==> flow/design.v <==
`timescale 1ns / 1ps
`default_nettype none
module Debounce(
    input wire btn, 
    input wire clk, 
    output reg led
    );
    reg [15:0] counter;  
    wire TC;  
    always @(posedge clk) begin
        if(~btn) begin
            counter <= 0;  
        end
        else begin
            counter <= counter + 1; 
        end
    end
    assign TC = (counter == 65534);  
    always @(posedge clk) begin
        if(~btn) begin
            led <= 0;  
        end
        else if (TC) begin
            led <= 1;  
        end
        else
            led <= led;  
    end
endmodule
`timescale 1ns / 1ps
module edge_generator(input wire clk, input wire rst, input wire signal, output reg out);  
    reg sig_p; 
    always @(posedge clk) begin
        if(rst == 1) begin
            out <= 0;
            sig_p <= 0;
        end else 
        begin
            if((sig_p != signal) && (signal)) begin
                out <= 1; 
            end 
            else out <= 0; 
            sig_p <= signal;
        end
    end
endmodule
`default_nettype none
`timescale 1ns / 1ps
module cla_adder(input wire [3:0] A, input wire [3:0] B, input wire CI, output wire CO, output wire [3:0] SUM);
    wire [3:0] propegated, generated;
    wire [3:0] carries;
    assign carries[0] = CI;
    assign propegated = A ^ B; 
    assign generated = A & B;
    assign carries[1] = generated[0] | (propegated[0] & carries[0]);
    assign carries[2] = generated[1] | (propegated[1] & carries[1]);
    assign carries[3] = generated[2] | (propegated[2] & carries[2]);
    assign CO = generated[3] | (propegated[3] & carries[3]);
    genvar i;
    generate 
        for (i = 0; i < 4; i = i + 1) begin
            FA a(.A(A[i]), .B(B[i]), .CI(carries[i]), .SUM(SUM[i]));
        end
    endgenerate
endmodule 
module FA(input wire A, input wire B, input wire CI, output wire CO, output wire SUM);
    assign CO = (A & B) | (CI & (A ^ B)); 
    assign SUM = A ^ B ^ CI; 
endmodule
`timescale 1ns / 1ps
`default_nettype none
module combo_mult(input wire [3:0] a, input wire [3:0] b, output wire [7:0] res);
    wire [7:0] m [3:0];
    genvar i; 
    generate 
        for(i = 0; i < 4; i = i + 1) begin
            assign m[i] = (a[i] != 0) ? ({{4'b0}, b} << i) : 8'b0;
        end
    endgenerate
    assign res = m[0] + m[1] + m[2] + m[3];
endmodule
`timescale 1ns / 1ps
`default_nettype none
module Calculator(
    input wire [3:0] a, 
    input wire [3:0] b,
    input wire [2:0] op,
    output reg [7:0] out
);
    parameter AND = 3'b000;
    parameter OR = 3'b001;
    parameter NOT = 3'b010;
    parameter XOR = 3'b011;
    parameter ADD = 3'b100;
    parameter SUB = 3'b101;
    parameter MULT = 3'b110;
    parameter DIV = 3'b111; 
    wire adder_co;
    wire [3:0] SUM;
    wire [7:0] PRODUCT;
    wire [3:0] B_adder;
    wire CI;
    assign B_adder = (op == ADD) ? b : 
                     (op == SUB) ? ~b :
                     0; 
    assign CI = (op == SUB) ? 1 : 0; 
    cla_adder ADDER(.A(a),.B(B_adder), .CI(CI), .CO(adder_co), .SUM(SUM));
    combo_mult MULTI(.a(a), .b(b), .res(PRODUCT));
    always @(*) begin
        case(op)
            AND: begin
                out <= {{4{1'b0}}, a&b};
            end
            OR: begin
                out <= {{4{1'b0}}, a|b};
            end
            NOT: begin
                out <= {{4{1'b1}}, ~a};
            end
            XOR: begin
                out <= {{4{1'b0}}, a ^ b};
            end
            ADD: begin
                out <= {{3{1'b0}}, adder_co, SUM};
            end
            SUB: begin
                if (a < b) begin
                    out <= {{4{1'b1}}, SUM};
                end
                else out <= {{4{1'b0}}, SUM};
            end
            MULT: begin
                out <= PRODUCT;
            end
            DIV: begin
                out <= (b == 4'd0) ? 8'hFF : a/b;
            end
        endcase
   end
endmodule 
`timescale 1ns / 1ps
module val_bcd(
    input wire clk,  
    input wire reset, 
    input wire en, 
    input wire [11:0] count, 
    output reg [15:0] BCD,
    output reg rdy
    );
    parameter IDLE = 0; 
    parameter SHIFT = 1;
    parameter ADD = 2;
    reg [11:0] count_p;  
    reg [3:0] shift_idx;  
    reg [1:0] state;  
    reg [15:0] BCD_temp;  
    always @(posedge clk or posedge reset) begin
        if(reset) begin
            BCD <= 0;
            rdy <= 0; 
            shift_idx <= 0; 
            count_p <= 0; 
            state <= IDLE;
        end
        else begin
            case(state)
                IDLE : begin  
                    if(en) begin  
                        BCD <= 0;  
                        count_p <= count;  
                        shift_idx <= 0;  
                        state <= SHIFT;  
                    end 
                    else state <= IDLE;  
                    rdy <= 0;  
                end
                SHIFT : begin  
                    BCD <= {BCD[14:0], count_p[11 - shift_idx]};  
                    shift_idx <= shift_idx + 1;  
                    state <= ADD;  
                    rdy <= 0;  
                end
                ADD : begin  
                    if(shift_idx == 12) begin
                        rdy <= 1;     
                        state <= IDLE;   
                    end
                    else begin  
                        BCD <= {(BCD[15:12] >= 5) ? BCD[15:12] + 4'd3 : BCD[15:12], 
                            (BCD[11:8] >= 5) ? BCD[11:8] + 4'd3 : BCD[11:8],
                            (BCD[7:4] >= 5) ? BCD[7:4] + 4'd3 : BCD[7:4],
                            (BCD[3:0] >= 5) ? BCD[3:0] + 4'd3 : BCD[3:0]}; 
                        state <= SHIFT;  
                        rdy <= 0;  
                    end
                end
            endcase             
        end
    end
endmodule
`timescale 1ns / 1ps
`default_nettype none
module bcd_seg(
    input wire [3:0] BCD, 
    output reg [7:0] s
);
    always @(*) begin
        case(BCD)
            0: s = 8'b0000_0011; 
            1: s = 8'b1001_1111;
            2: s = 8'b0010_0101;
            3: s = 8'b0000_1101;
            4: s = 8'b1001_1001;
            5: s = 8'b0100_1001;
            6: s = 8'b0100_0001;
            7: s = 8'b0001_1111;
            8: s = 8'b0000_0001;
            9: s = 8'b0000_1001;
            10: s = 8'b1111_1101; 
            default s = 8'b1111_1111;
        endcase
end
endmodule
`timescale 1ns / 1ps
`default_nettype none
module op_seg(
    input wire [2:0] OP, 
    output reg [31:0] s
);
    always @(*) begin
        case(OP)
            0: s = 32'b1111_1111_0001_0001_1101_0101_1000_0101;  
            1: s = 32'b1111_1111_1111_1111_0000_0011_1111_0101;  
            2: s = 32'b1111_1111_1101_0101_1100_0101_1110_0001;  
            3: s = 32'b1111_1111_1001_0001_0000_0011_1111_0101;  
            4: s = 32'b1111_1111_0001_0001_1000_0101_1000_0101;  
            5: s = 32'b1111_1111_0100_1001_1100_0111_1100_0001;  
            6: s = 32'b0011_0011_0001_1011_1110_0011_1110_0001;  
            7: s = 32'b1111_1111_1000_0101_1001_1111_1000_0011;  
            default s = 32'b1111_1111_1111_1111_1111_1111_1111_1111;
        endcase
    end
endmodule
`timescale 1ns / 1ps
`default_nettype none
module Multi_Driver(
    input wire clk, 
    input wire rst, 
    input wire [31:0] segValues,
    output reg [3:0] an,
    output reg [7:0] seg
    );
    parameter DELAY = 4095; 
    reg [11:0] count;  
    always @(posedge clk) begin
        if(count < (DELAY / 4)) begin
            an <= 4'b1110;
            seg <= segValues[7:0];
        end
        else if (count < (DELAY / 2)) begin
            an <= 4'b1101;
            seg <= segValues[15:8];
        end
        else if (count < ((3 * DELAY) / 4)) begin
            an <= 4'b1011;
            seg <= segValues[23:16];
        end
        else begin
            an <= 4'b0111;
            seg <= segValues[31:24];
        end
        if (rst) count <= 0;
        else count <= count + 1; 
    end
endmodule
`timescale 1ns / 1ps
`default_nettype none
module Calculator_top(
    input wire [3:0] a, 
    input wire [3:0] b,
    input wire clk, 
    input wire rst, 
    input wire enter, 
    input wire back,
    input wire up, 
    input wire down,
    output wire [3:0] an, 
    output wire [7:0] seg,
    output reg bin_ind
);
    reg [2:0] op; 
    wire [7:0] calculator_result;  
    reg [31:0] display_value;  
    reg convert_value_enable;  
    wire up_d; wire down_d; wire enter_d; wire back_d; wire rst_d;  
    Debounce dd(.btn(down), .clk(clk), .led(down_d));
    Debounce ud(.btn(up), .clk(clk), .led(up_d));
    Debounce ed(.btn(enter), .clk(clk), .led(enter_d));
    Debounce bd(.btn(back), .clk(clk), .led(back_d));
    Debounce rd(.btn(rst), .clk(clk), .led(rst_d)); 
    Calculator calc(.a(a), .b(b), .op(op), .out(calculator_result));
    wire [15:0] BCD_result; 
    reg [11:0] value_to_convert; 
    wire bcd_val_rdy; 
    val_bcd VAL(.clk(clk), .reset(rst_d), .en(convert_value_enable), .count(value_to_convert), .rdy(bcd_val_rdy), .BCD(BCD_result));
    wire [31:0] BCD_seg;
    reg [31:0] BCD_seg_buffer;
    bcd_seg A(.BCD(BCD_result[15:12]),.s(BCD_seg[31:24]));
    bcd_seg B(.BCD(BCD_result[11:8]),.s(BCD_seg[23:16]));
    bcd_seg C(.BCD(BCD_result[7:4]),.s(BCD_seg[15:8]));
    bcd_seg D(.BCD(BCD_result[3:0]),.s(BCD_seg[7:0]));
    wire [31:0] op_seg;
    op_seg OPS(.OP(op), .s(op_seg)); 
    parameter DISP_ZEROS = 32'b0000_0011_0000_0011_0000_0011_0000_0011;
    Multi_Driver md(.segValues(display_value), .clk(clk), .rst(rst_d), .an(an), .seg(seg));
    parameter IDLE = 0;  
    parameter VALUE_SET = 1;
    parameter CONV = 2;  
    parameter RES = 3;  
    parameter OP = 4;  
    reg [1:0] result_neg; 
    reg [2:0] cs;  
    reg [2:0] ns;  
    always @(posedge clk) begin
        if(op < 4) begin  
            value_to_convert <= (1000 * calculator_result[3]) + (100 * calculator_result[2]) + (10 * calculator_result[1]) + (calculator_result[0]);
        end 
        else if(op == 5) begin  
             if(calculator_result[7]) begin  
                 result_neg[0] <= 1; 
                 value_to_convert <= {{8{1'b0}}, ((~calculator_result) + 1) & 4'b1111};  
                 if((((~calculator_result) + 1) & 4'b1111) >= 10) result_neg[1] <= 1;
                 else result_neg[1] <= 0; 
             end
             else value_to_convert <= {{4{1'b0}}, calculator_result}; 
        end 
        else begin
            value_to_convert <= {{4{1'b0}}, calculator_result}; 
        end
        if(rst_d == 1) begin
            op <= 0; 
            convert_value_enable <= 0; 
            ns <= IDLE;
            result_neg <= 0;
            display_value <= DISP_ZEROS;
        end
        else begin
            case (cs)
                IDLE: begin
                    display_value <= DISP_ZEROS; 
                    op <= 0;
                    if(ENTER) begin
                        ns <= CONV;
                    end
                    else if (UP | DOWN) begin
                        ns <= OP;
                        op <= 0; 
                    end
                end
                CONV: begin
                    if(op >= 5) begin
                        bin_ind <= 0; 
                    end else begin
                        bin_ind <= 1; 
                    end
                    display_value <= op_seg; 
                    convert_value_enable <= 1; 
                    if(bcd_val_rdy) begin
                        ns <= RES;
                        convert_value_enable <= 0;
                        if(result_neg[0]) begin  
                            if(result_neg[1]) begin
                                BCD_seg_buffer <= {16'b1111_1111_1111_1101, BCD_seg[15:0]};  
                            end else begin
                                BCD_seg_buffer <= {24'b1111_1111_1111_1111_1111_1101, BCD_seg[7:0]};  
                            end
                            result_neg <= 2'b0; 
                        end else begin
                            BCD_seg_buffer <= BCD_seg;
                        end
                    end
                    else ns <= CONV; 
                end
                RES: begin
                    result_neg <= 2'b0;
                    display_value <= BCD_seg_buffer; 
                    if (BACK) begin
                        ns <= IDLE;
                    end
                    else if (ENTER) begin
                        ns <= CONV;
                    end
                    else if (UP | DOWN) begin
                        ns <= OP;
                        op <= 0;
                    end
                    else ns <= RES;
                end
                OP: begin
                    result_neg <= 2'b0;
                    display_value <= op_seg; 
                    if (ENTER) begin
                        ns <= CONV;
                    end
                    else if(BACK) begin
                        ns <= RES;
                    end else begin
                        ns <= OP; 
                    end
                    if(UP) begin
                        op <= op + 1;
                    end
                    else if(DOWN) begin
                        op <= op - 1;
                    end
                end
            endcase 
        end
    end
    wire DOWN; wire UP; wire BACK; wire ENTER;
    edge_generator de(.clk(clk), .rst(rst_d), .signal(down_d), .out(DOWN));
    edge_generator ue(.clk(clk), .rst(rst_d), .signal(back_d), .out(BACK));
    edge_generator be(.clk(clk), .rst(rst_d), .signal(up_d), .out(UP));
    edge_generator ee(.clk(clk), .rst(rst_d), .signal(enter_d), .out(ENTER));
    always @(negedge clk) begin
        if(rst_d) begin
            cs <= IDLE; 
        end
        else begin
            cs <= ns; 
        end
    end
endmodule
# Tool chain data of Calculator_top
# Tool output for the design above, in the order of the flow.
# Lines are those of the file above, counted from 1.
# Operators: Yosys type, input widths -> output width; for muxes data width and select width s.
# Not given: --
# setup
design	Calculator_top
clock_port	clk
cell_library	sky130hd
pvt_corner	tt_025C_1v80

# Elaborated design
# Yosys after proc, flatten, opt, wreduce and memory -nomap, before mapping. Print and check cells are not counted.
# Yosys's memory passes give these memory sizes; they may raise the number of words (mostly to a power of two), join words into wider ones and drop unused or constant bits.
# op_classes
reduce_logical	28
shift	1
logic	26
equal	33
n_mul	3
n_mux	71
add_sub_neg	21
div_mod_pow	1
compare	11
# op_table
op	n
$pmux 32 s3	1
$add 16x1->16 const B	5
$eq 16x16->1 const B	5
$pmux 8 s8	1
$pmux 16 s3	1
$mux 8	6
$mux 3	14
$mux 4	9
$shiftx 12x32->1	1
$div 4x4->8	1
$mux 32	1
$mux 16	2
$mux 1	22
$mux 18	1
$add 4x2->4 const B	4
$ge 4x3->1 const B	4
$reduce_and 4->1	4
$add 8x8->8	2
$eq 3x3->1 const B	5
$mux 7	2
$add 11x8->12	1
$add 12x1->12	1
$add 12x1->12 const B	1
$lt 12x10->1 const B	1
$lt 12x11->1 const B	1
$lt 12x12->1 const B	1
$add 12x5->12	1
$eq 3x2->1 const B	4
# Other operator kinds: 49; their cells: 93.
# word_totals
n_memories	5
wordCells	240
in_bits	14
mem_bits_ro	632
regBits	241
clocked_rd_ports_x_width	23
# mem_list
memory	words	width	read_ports	wr	line_no	rtl
(no name shown)	8	23	1	0	231	case(OP)
(no name shown)	16	7	1	0	208	case(BCD)
(no name shown)	16	7	1	0	208
(no name shown)	16	7	1	0	208
(no name shown)	16	7	1	0	208

# Longest topological paths
# Depth = most cells in a row (Yosys ltp): at word level without a register or memory, in the mapped netlist without a sequential cell, where the memories' decode and read muxes count.
# logic_depth
word_depth	23
ABC_AREA	1
depth_mapped	69
depth_no_buf	69

# Mapped cells and area
# Yosys stat after the flow's synthesis: flattened, memories mapped to cells. It holds for the ABC_AREA given above (unset counts as 0); a run with the other value may have another netlist.
# mapped
ffs	248
synth_area_um2	13156.4
seqArea_um2	5426.5
cells	1704
# by_type
cell	n
sky130_fd_sc_hd__dfxtp_1	185
sky130_fd_sc_hd__ha_1	105
sky130_fd_sc_hd__nand2_1	342
sky130_fd_sc_hd__edfxtp_1	29
sky130_fd_sc_hd__inv_1	230
sky130_fd_sc_hd__dfrtp_1	33
sky130_fd_sc_hd__o21ai_0	133
sky130_fd_sc_hd__nor2_1	163
sky130_fd_sc_hd__a21oi_1	100
sky130_fd_sc_hd__nand3_1	65
sky130_fd_sc_hd__nor3_1	59
sky130_fd_sc_hd__a31oi_1	34
sky130_fd_sc_hd__fa_1	9
sky130_fd_sc_hd__xor2_1	20
sky130_fd_sc_hd__o211ai_1	15
sky130_fd_sc_hd__clkbuf_1	28
sky130_fd_sc_hd__o22ai_1	14
sky130_fd_sc_hd__nand3_2	8
# Not listed: further types 38, cells in them 132.

# Flow measurements of Calculator_top on sky130hd: 5 stored runs with different settings, listed in no order. Input and output delays are each 20% of the period that was set; the output load is 0.01 pF.
# "achieved_period_ps" = clock period - worst setup slack. The figure is calculated, with input and output delays left at 20% of the set period.
# "worst_setup_path_time_ps" is the time allowed to the run's worst setup path (the clock period less input and output delay, where it has them) less its slack. Clock arrival times count: a late capture clock shortens it, a late launch clock lengthens it.
# "power.total_mw" is the tool's figure for a default switching activity; nothing was simulated.
# "worst_setup_path_time_ps" is given in steps of 10 ps.
# A setting shown as -- is not set for that run.
# Results: -- = not shown.
name,entry A,entry B,entry C,entry D,entry E
ABC_AREA,1,0,--,--,1
CAP_MARGIN,30,0,20,20,10
CORE_MARGIN,7,2,2,2,2
CORE_UTILIZATION,24,24,40,40,65
CTS_CLUSTER_SIZE,59,84,--,--,--
GPL_ROUTABILITY_DRIVEN,1,0,--,--,0
MIN_ROUTING_LAYER,met1,met2,--,--,met2
period_ns,6.52,8.09,17.8,11.5,16.1
SLEW_MARGIN,20,20,20,20,20
CELL_PAD_IN_SITES_DETAIL_PLACEMENT,--,1,--,--,2
CTS_CLUSTER_DIAMETER,--,59,--,--,--
GPL_TIMING_DRIVEN,--,0,--,--,0
HOLD_SLACK_MARGIN,--,0.25,--,--,0.01
worst_setup_path_time_ps,6960,7800,10550,8530,--
timing.worst_path_kind,input to register,input to register,input to register,input to register,--
finish.utilization_pct,30.6,29.2,45.3,45.9,--
total_die_area_um2,61568.5,57825.8,35032.6,35032.6,--
finalCellArea_um2,16555.9,16095.4,15064.4,15275.9,--
synthArea_um2,13156.4,13420.4,13420.4,13420.4,--
power.total_mw,6.023,2.864,1.338,2.071,--
fin_tns_ps,-8884,-5817,0,0,--
ws_setup_ps,-1746,-1327,3690,672,--
hold_ws_ps,389,382,381,380,--
achieved_period_ps,8266,9417,14110,10828,--
# Entry E: not finished: placement ended with error DPL-0033
